==> flow/design.v <==
module sin_h(
    input signed [15:0] r_in,
    output signed [15:0] r_out
    );
     wire signed [15:0] a,b,c,d;
     assign a = r_in + (r_in >>> 2);
     assign b = (a >>> 4)+(r_in >>> 6);
     assign c = b+a; 
     assign d = (c >>> 5)+(r_in);
     assign r_out = d >>>1;     
endmodule
module cos_h(
    input signed [15:0] r,
    output signed [15:0] r_o
    );
    wire signed [15:0] a,b,c,d;
  assign a = r + (r >>> 2);
  assign b = r + (a >>> 2);
  assign c = b >>> 9;
  assign d = r + (r >>> 3);
  assign r_o = c+d;
endmodule
module sinh_23(
    input signed [15:0] rin,
    input S,
    output signed [15:0] rout
    );
     wire signed [15:0] a,b,c,d,e;
     assign a = (rin >>> 4)+ rin;
     assign b = rin + (rin >>> 9);
     assign c = b + (a >>> 7);
     assign d = c >>> 2;
     assign e = b >>> 3;
     assign rout = S? d:e;
endmodule
module cosh_23(
    input signed [15:0] ri,
    input sel,
    output signed [15:0] ro
    );
    wire signed [15:0] a,b,c,d;
    assign a = ri >>>7;
    assign b = (ri >>> 8)+ ri;
    assign c = b >>> 5;
    assign d = sel? c:b;
    assign ro = d + ri;
endmodule
module sinh_45(
    input signed [15:0] rin,
    input s,
    output signed [15:0] rout    
    );
    wire signed [15:0] a,b,c;
    assign a = rin >>> 4;
    assign b = rin >>> 5;
    assign c = s? a:b;
    assign rout = c;
endmodule
module cosh_45(
    input signed [15:0] rin,
    input s,
    output signed [15:0] rout    
    );
    wire signed [15:0] a,b,c;
    assign a = rin >>> 11;
    assign b = rin >>> 9;
    assign c = s? b:a;
    assign rout = rin + c;
endmodule
module stage_1(
    input signed [15:0] x_in,
    input signed [15:0] y_in,
    input signed [15:0] ang_in,
    input clk,
    input reset,
    output reg signed [15:0] x_out,
    output reg signed [15:0] y_out,
    output reg signed [15:0] ang_out
    );
    wire signed [15:0] p,q,u,v,abs_theta;
    assign abs_theta = ang_in[15] ? (~ang_in + 1'b1) : ang_in;
    reg signed [15:0] r,s,w,x,z,k; 
    sin_h S1(.r_in(y_in), .r_out(q));
    sin_h S2(.r_in(x_in), .r_out(u));
    cos_h C1(.r(x_in), .r_o(p));
    cos_h C2(.r(y_in), .r_o(v));
    always @(posedge clk, posedge reset)
    begin
    if(reset)
      begin
      x_out <= 16'b0000000000000000;
      y_out <= 16'b0000000000000000;
      ang_out <= 16'b0000000000000000;
      end
    else
    begin
      if (abs_theta <= 16'b0001000000000000)
         begin
         x_out <= x_in;
         y_out <= y_in;
         ang_out <= ang_in;
         end
      else 
         begin
         case(ang_in[15])
         1'b0: begin 
              x_out <= p+q; 
              y_out <= u+v; 
              ang_out <= ang_in - 16'b0010000000000000; 
              end
         1'b1: begin 
              x_out <= p-q; 
              y_out <= v-u; 
              ang_out <= ang_in + 16'b0010000000000000; 
              end
          endcase
         end
  end
end
endmodule
module stage_23(
    input signed [15:0] x_pr,
    input signed [15:0] y_pr,
    input signed [15:0] ang_pr,
    input clk,
    input reset,
    output reg signed [15:0] sx2_op,
    output reg signed [15:0] sy2_op,
    output reg signed [15:0] sa2_op
    );
  wire signed [15:0] abs_theta,o1,o2,o3,o4,w1,w2,w3,w4;
  assign abs_theta = ang_pr[15] ? (~ang_pr + 1'b1) : ang_pr;
  wire sel23;
  assign sel23 = (abs_theta > 16'b0000110000000000)?1'b1:1'b0;
  sinh_23 S1(.rin(x_pr),.S(sel23),.rout(o1));
  sinh_23 S2(.rin(y_pr),.S(sel23),.rout(o2));
  cosh_23 C1(.ri(x_pr),.sel(sel23),.ro(o3));
  cosh_23 C2(.ri(y_pr),.sel(sel23),.ro(o4)); 
always @(posedge clk, posedge reset)
begin
  if(reset)
      begin
      sx2_op <= 16'b0000000000000000;
      sy2_op<= 16'b0000000000000000;
      sa2_op <= 16'b0000000000000000;
      end
  else 
     begin
     if (abs_theta > 16'b0000110000000000 | abs_theta <= 16'b0000010000000000)
      begin
      sx2_op <= x_pr;
      sy2_op <= y_pr;
      sa2_op <= ang_pr;
      end
  else
      begin
         if(ang_pr[15])
          begin
          sx2_op <= o3 - o2;
          sy2_op <= o4 - o1;
          sa2_op <= sel23? (ang_pr + 16'b0001000000000000) : (ang_pr + 16'b0000100000000000);
          end
         else
          begin
          sx2_op <= o3 + o2;
          sy2_op <= o4 + o1;
          sa2_op <= sel23? (ang_pr - 16'b0001000000000000) : (ang_pr - 16'b0000100000000000);
          end
      end 
    end
end
endmodule  
module stage_45(
    input signed [15:0] sx2_op,
    input signed [15:0] sy2_op,
    input signed [15:0] sa2_op,
    input clk,
    input reset,
    output reg signed [15:0] x_nxt,
    output reg signed [15:0] y_nxt,
    output reg signed [15:0] ang_nxt
    );
    wire signed [15:0] o5,o6,o7,o8,w5,w6,w7,w8,abs_theta2;
    wire sel45;
    assign abs_theta2 = sa2_op[15] ? (~sa2_op + 1'b1) : sa2_op;
    assign sel45 = (abs_theta2 > 16'b0000001100000000)? 1'b1:1'b0;
sinh_45 S3(.rin(sx2_op),.s(sel45),.rout(o5));
sinh_45 S4(.rin(sy2_op),.s(sel45),.rout(o6));
cosh_45 C3(.rin(sx2_op),.s(sel45),.rout(o7));
cosh_45 C4(.rin(sy2_op),.s(sel45),.rout(o8));
always @(posedge clk, posedge reset)
begin
   if(reset)
      begin
      x_nxt <= 16'b0000000000000000;
      y_nxt <= 16'b0000000000000000;
      ang_nxt <= 16'b0000000000000000;
      end
   else
      begin
         if(abs_theta2 <= 16'b0000000100000000)
             begin
             x_nxt <= sx2_op;
             y_nxt <= sy2_op;
             ang_nxt <= sa2_op;
             end 
         else
             begin
             if(sa2_op[15])
                begin
                x_nxt <= o7 - o5;
                y_nxt <= o8 - o6;
                ang_nxt <= sel45? (sa2_op + 16'b0000010000000000) : (sa2_op + 16'b0000001000000000);
                end
             else
                begin
                x_nxt <= o7 + o5;
                y_nxt <= o8 + o6;
                ang_nxt <= sel45? (sa2_op - 16'b0000010000000000) : (sa2_op - 16'b0000001000000000);
                end
             end
      end
end
endmodule
module last_stage(
    input signed [15:0] x3,
    input signed [15:0] y3,
    input signed [15:0] ang3,
    input clk,
    input reset,
    output reg signed [15:0] xf,
    output reg signed [15:0] yf
    );
    wire signed [15:0] abs_theta,w1,w2,w3,w4,w5,w6;
    assign abs_theta = ang3[15] ? (~ang3 + 1'b1) : ang3;
    wire [3:0] k;
    assign k = abs_theta[15:12] + abs_theta[11];
    assign w1 = y3 >>> 9;
    assign w2 = x3 >>> 9;
    assign w3 = k*w1;
    assign w4 = k*w2;
    always @(posedge clk, posedge reset)
    begin
       if (reset)
         begin
         xf <= 16'b0000000000000000;
         yf <= 16'b0000000000000000;
         end
       else 
          begin
               if (ang3[15])
                 begin
                 xf <= x3 + w3;
                 yf <= y3 + w4;
                 end
               else 
                 begin
                 xf <= x3 - w3;
                 yf <= y3 - w4;
                 end
          end
    end
endmodule
`timescale 1ns / 100ps
module cordic_2taylor (
input clk,
input reset,
input signed [15:0] ang,
input signed [15:0] xin,
input signed [15:0] yin,
output signed [15:0] Xout,
output signed [15:0] Yout);
wire signed [15:0] x1, y1, theta1;           
wire signed [15:0] x2, y2, theta2;           
wire signed [15:0] x3, y3, theta3;           
    stage_1 S1(xin,yin,ang,clk,reset,x1,y1,theta1);
    stage_23 S2(x1,y1,theta1,clk,reset,x2,y2,theta2);
    stage_45 S3(x2,y2,theta2,clk,reset,x3,y3,theta3);
    last_stage S4(x3,y3,theta3,clk,reset,Xout,Yout);
endmodule
From RTL to reports: cordic_2taylor
What the tools print for cordic_2taylor, step after step.
Line numbers count from 1 in the design file above.
Operators: Yosys type, input widths -> output width; for muxes data width and select width s.
Cell names lack the library's common part.
The mark -- stands for no value.
- design top: cordic_2taylor
- clock input: clk
- cell library: sky130hd
- library corner: tt_025C_1v80

After elaboration
Yosys after proc, flatten, opt, wreduce and memory -nomap, before mapping. Enables and synchronous resets that opt folds into registers are not counted as muxes. Memory bits, and registers merged into a memory's read port (data or address), are not among the register bits. Print and check cells are not counted. Equal cells are merged and count once.
- noted register bits after elaboration: 176
- output and inout bits: 32
- add/sub/neg operators at 57
- noted multiply operators: 2
- noted order comparisons: 5
- multiplexer cells at 38
- bitwise logic cells: 6
- operator list (kind ; number):
    $mux 16 ; 27
    $mul 4x16->16 ; 2
    $add 16x16->16 ; 6
    $pmux 16 s2 ; 3
    $add 16x1->16 const B ; 4
    $add 16x14->16 ; 4
    $sub 16x16->16 ; 4
    $add 16x7->16 ; 4
    $not 16->16 ; 4
    $add 11x16->16 ; 2
    $add 12x16->16 ; 2
    $add 13x16->16 ; 2
    $add 16x12->16 ; 2
    $sub 16x12->16 ; 2
    $add 16x13->16 ; 2
    $sub 16x15->16 ; 2
    $add 16x9->16 ; 2
    $add 7x16->16 ; 2
    $add 8x16->16 ; 2
    $mux 15 ; 2
    $add 12x10->13 ; 2
    $mux 11 ; 2
    $add 15x16->16 ; 1
    $add 16x10->16 const B ; 1
    $sub 16x10->16 const B ; 1
    $gt 16x10->1 const B ; 1
    $add 16x11->16 const B ; 1
    $sub 16x11->16 const B ; 1
Not listed: further kinds 16, cells in them 18.

Depth
Depth = most cells in a row (Yosys ltp): at word level without a register or memory, in the mapped netlist without a sequential cell, where the memories' decode and read muxes count.
- noted depth after elaboration: 10
- noted ABC_AREA: 0
- mapped depth: 43
- mapped depth without buffers at 43

Synthesis result
Source: synth_stat.txt of the flow (Yosys; design flattened, memories mapped). It holds for the ABC_AREA given above (unset counts as 0); a run with the other value may have another netlist.
- standard cells after synthesis: 4147
- synthesis area at 32304.7 sq um
- mapped flip-flops at 176
- cells by type (cell type ; number):
    ha_1 ; 471
    dfrtp_1 ; 176
    fa_1 ; 113
    xnor2_1 ; 258
    nand2_1 ; 393
    o21ai_0 ; 294
    inv_1 ; 377
    a21oi_1 ; 264
    xor2_1 ; 141
    nor2_1 ; 315
    a21o_1 ; 99
    nor3_1 ; 124
    or3_1 ; 65
    o21a_1 ; 52
    nand2b_1 ; 60
    nand3_1 ; 69
    o21bai_1 ; 43
    a21boi_0 ; 41
Not listed: further types 83, cells in them 792.
By module: a second synthesis without flattening, with its own total; a netlist apart from the flattened one above.
- cells (unflattened synthesis) at 4155
- area (unflattened synthesis): 34546.9 sq um
Rows give one instance, submodules left out.
- by module (module ; instances ; cells ; area (sq um) ; seq. area (sq um)):
    last_stage ; 1 ; 572 ; 4976.0 ; 800.8
    stage_45 ; 1 ; 501 ; 4191.5 ; 1201.2
    stage_23 ; 1 ; 468 ; 4167.7 ; 1201.2
    stage_1 ; 1 ; 448 ; 4132.7 ; 1201.2
    sin_h ; 2 ; 251 ; 2029.4 ; 0.0
    cos_h ; 2 ; 238 ; 1971.9 ; 0.0
    sinh_23 ; 2 ; 239 ; 1838.0 ; 0.0
    cosh_23 ; 2 ; 204 ; 1537.7 ; 0.0
    cosh_45 ; 2 ; 134 ; 952.2 ; 0.0
    sinh_45 ; 2 ; 17 ; 210.2 ; 0.0
    cordic_2taylor ; 1 ; 0 ; 0.0 ; 0.0

Path before layout
Path of least setup slack by OpenSTA after synthesis, without wires, with an ideal clock, recovery checks aside; 20% of the period is set as input and as output delay. Where synthesis merged equal registers, the netlist keeps one of their names.
- path type: in2reg
- start point: input xin[0]
- end point: register S1.x_out[15]
- period at 10000 ps
- setup time at 125 ps
- noted time at the first pin: 2000 ps
- data arrival time at 10018 ps
- noted data required time: 9875 ps
- slack at -143 ps
- noted delay of the path: 8143 ps
- stages on the path: 38
- buffers on the path at 0
- synthesis period reached: 10143 ps
"delay of the path" is the arrival time less input delay plus setup time.
"stages on the path": output pins that drive a net of the path, with the launching flip-flop's if there is one; two outputs of one cell count as two.
"synthesis period reached" = period - worst setup slack (recovery checks aside). The figure is calculated, with input and output delays left at 20% of the set period.
The rows between start and end are the longest chain of elaborated cells between them; the timing report does not say that the signal goes this way. Where chains are equally long, one stands for them.
A line is the first line of the expression or statement that the cell stems from. Yosys adds cells for indexed reads and writes and turns some case tables into memories.
At most two assigning lines are given for a register; there are more.
- path through: ha_1 inv_1 fa_1 nor2b_1 o21ai_0 a21boi_0 o21ai_0 a21oi_1 o21ai_0 a21oi_1 nand2b_1 inv_1 ha_1 o211a_1 a2111oi_0 a2111oi_0 a211o_1 o211a_1 [... 2 more ...] xor2_1 fa_1 inv_1 ha_1 inv_1 o21bai_1 a21oi_1 o21bai_1 a21oi_1 o21ai_0 or4b_2 nand3_1 ha_1 a21oi_1 o21ai_0 xnor3_1 xnor2_1 mux2_2
- noted cells in the longest elaborated chain: 6
- ends and longest elaborated chain, after synthesis (element ; RTL line ; text):
    from (decl) ; 269 ; input signed [15:0] xin,
    $add 16x14->16 ; 17 ; assign a = r + (r >>> 2);
    $add 16x14->16 ; 18 ; assign b = r + (a >>> 2);
    $add 7x16->16 ; 21 ; assign r_o = c+d;
    $sub 16x15->16 ; 112 ; x_out <= p-q;
    $pmux 16 s2 ; 105 ; case(ang_in[15])
    $mux 16 ; 97 ; if (abs_theta <= 16'b0001000000000000)
    to (assign) ; 99 ; x_out <= x_in;
    to (assign) ; 107 ; x_out <= p+q;
    to (decl) ; 76 ; output reg signed [15:0] x_out,

Path in the finished layout
Path of least setup slack in the final report of run B (OpenROAD, finished layout, wires in). Where an end is a register, its clock arrival counts in the times.
The path's times are printed in steps of 10 ps; the period is the one set.
- path type: in2reg
- start point: input xin[2]
- end point: register S1.y_out[15]
- period at 8670 ps
- setup time at 120 ps
- noted time at the first pin: 1730 ps
- data arrival time at 9640 ps
- noted data required time: 9040 ps
- slack at -590 ps
- stages on the path: 42
- buffers on the path at 4
The rows between start and end are the longest chain of elaborated cells between them; the timing report does not say that the signal goes this way. Where chains are equally long, one stands for them.
At most two assigning lines are given for a register; there are more.
- path through: buf_12 ha_4 inv_4 fa_2 nor2b_2 o21ai_2 a21boi_2 o21ai_2 a21oi_2 o21ai_2 a21oi_2 nand2b_4 buf_6 fa_1 inv_2 ha_4 and4b_1 a221oi_4 [... 6 more ...] xnor2_1 ha_2 or2_4 o22a_1 o31ai_4 buf_4 o311a_4 a2bb2oi_4 nor4_2 a31oi_1 xnor2_1 ha_1 nand2_1 o41a_1 o21ai_2 xor3_1 xnor3_1 mux2_4
- noted cells in the longest elaborated chain: 7
- ends and longest elaborated chain, post-layout (element ; RTL line ; text):
    from (decl) ; 269 ; input signed [15:0] xin,
    $add 16x14->16 ; 6 ; assign a = r_in + (r_in >>> 2);
    $add 12x10->13 ; 7 ; assign b = (a >>> 4)+(r_in >>> 6);
    $add 13x16->16 ; 8 ; assign c = b+a;
    $add 11x16->16 ; 9 ; assign d = (c >>> 5)+(r_in);
    $sub 16x15->16 ; 113 ; y_out <= v-u;
    $pmux 16 s2 ; 105 ; case(ang_in[15])
    $mux 16 ; 97 ; if (abs_theta <= 16'b0001000000000000)
    to (assign) ; 100 ; y_out <= y_in;
    to (assign) ; 108 ; y_out <= u+v;
    to (decl) ; 77 ; output reg signed [15:0] y_out,

Hand-over note for cordic_2taylor

Module cordic_2taylor, platform sky130hd: 4 stored runs of the flow (Yosys, OpenROAD) with differing settings, in no particular order. Input and output delays are each 20% of the period that was set; the output load is 0.01 pF.
"time on the worst setup path": the worst setup path's part of the clock period (all of it between registers, 20% less for each end at a port) less its slack. A launch clock that arrives late makes it longer, a capture clock that arrives late makes it shorter.
"time on the worst setup path" is known to 10 ps.

Run A
Settings were CAP_MARGIN = 0; CELL_PAD_IN_SITES_DETAIL_PLACEMENT = 2; CORE_ASPECT_RATIO = 1.24; GPL_TIMING_DRIVEN = 0; HOLD_SLACK_MARGIN = 0.17; SETUP_SLACK_MARGIN = 1.97; period_ns = 8.67; CORE_MARGIN = 2; CORE_UTILIZATION = 40; SLEW_MARGIN = 20
- not finished: routing ended with error GRT-0232

Run B
Settings were CAP_MARGIN = 0; GPL_TIMING_DRIVEN = 0; HOLD_SLACK_MARGIN = 0.17; period_ns = 8.67; CORE_MARGIN = 2; CORE_UTILIZATION = 40; SLEW_MARGIN = 20
- sum of negative setup slack at -1464 ps
- noted the post-route utilization: 0.472
- worst hold slack at 447 ps
- time on the worst setup path: 7530 ps
- worst path kind: in2reg
- noted the die footprint: 83050.6 sq um
- noted the setup slack of the worst path: -594 ps
- noted the post-synthesis cell area: 32304.7 sq um

Run C
Settings were period_ns = 10.0; CAP_MARGIN = 20; CORE_MARGIN = 2; CORE_UTILIZATION = 40; SLEW_MARGIN = 20
- noted the setup slack of the worst path: 324 ps
- noted the die footprint: 83050.6 sq um
- noted the post-synthesis cell area: 32304.7 sq um
- time on the worst setup path: 7680 ps
- worst path kind: in2reg
- sum of negative setup slack at 0 ps
- worst hold slack at 428 ps
- noted the post-route utilization: 0.477

Run D
Settings were SETUP_SLACK_MARGIN = 2.92; period_ns = 9.78; CAP_MARGIN = 20; CORE_MARGIN = 2; CORE_UTILIZATION = 40; SLEW_MARGIN = 20
- noted the die footprint: 83050.6 sq um
- noted the post-route utilization: 0.506
- sum of negative setup slack at 0 ps
- noted the post-synthesis cell area: 32304.7 sq um
- worst hold slack at 463 ps
- time on the worst setup path: 7130 ps
- worst path kind: in2reg
- noted the setup slack of the worst path: 694 ps

End of note.
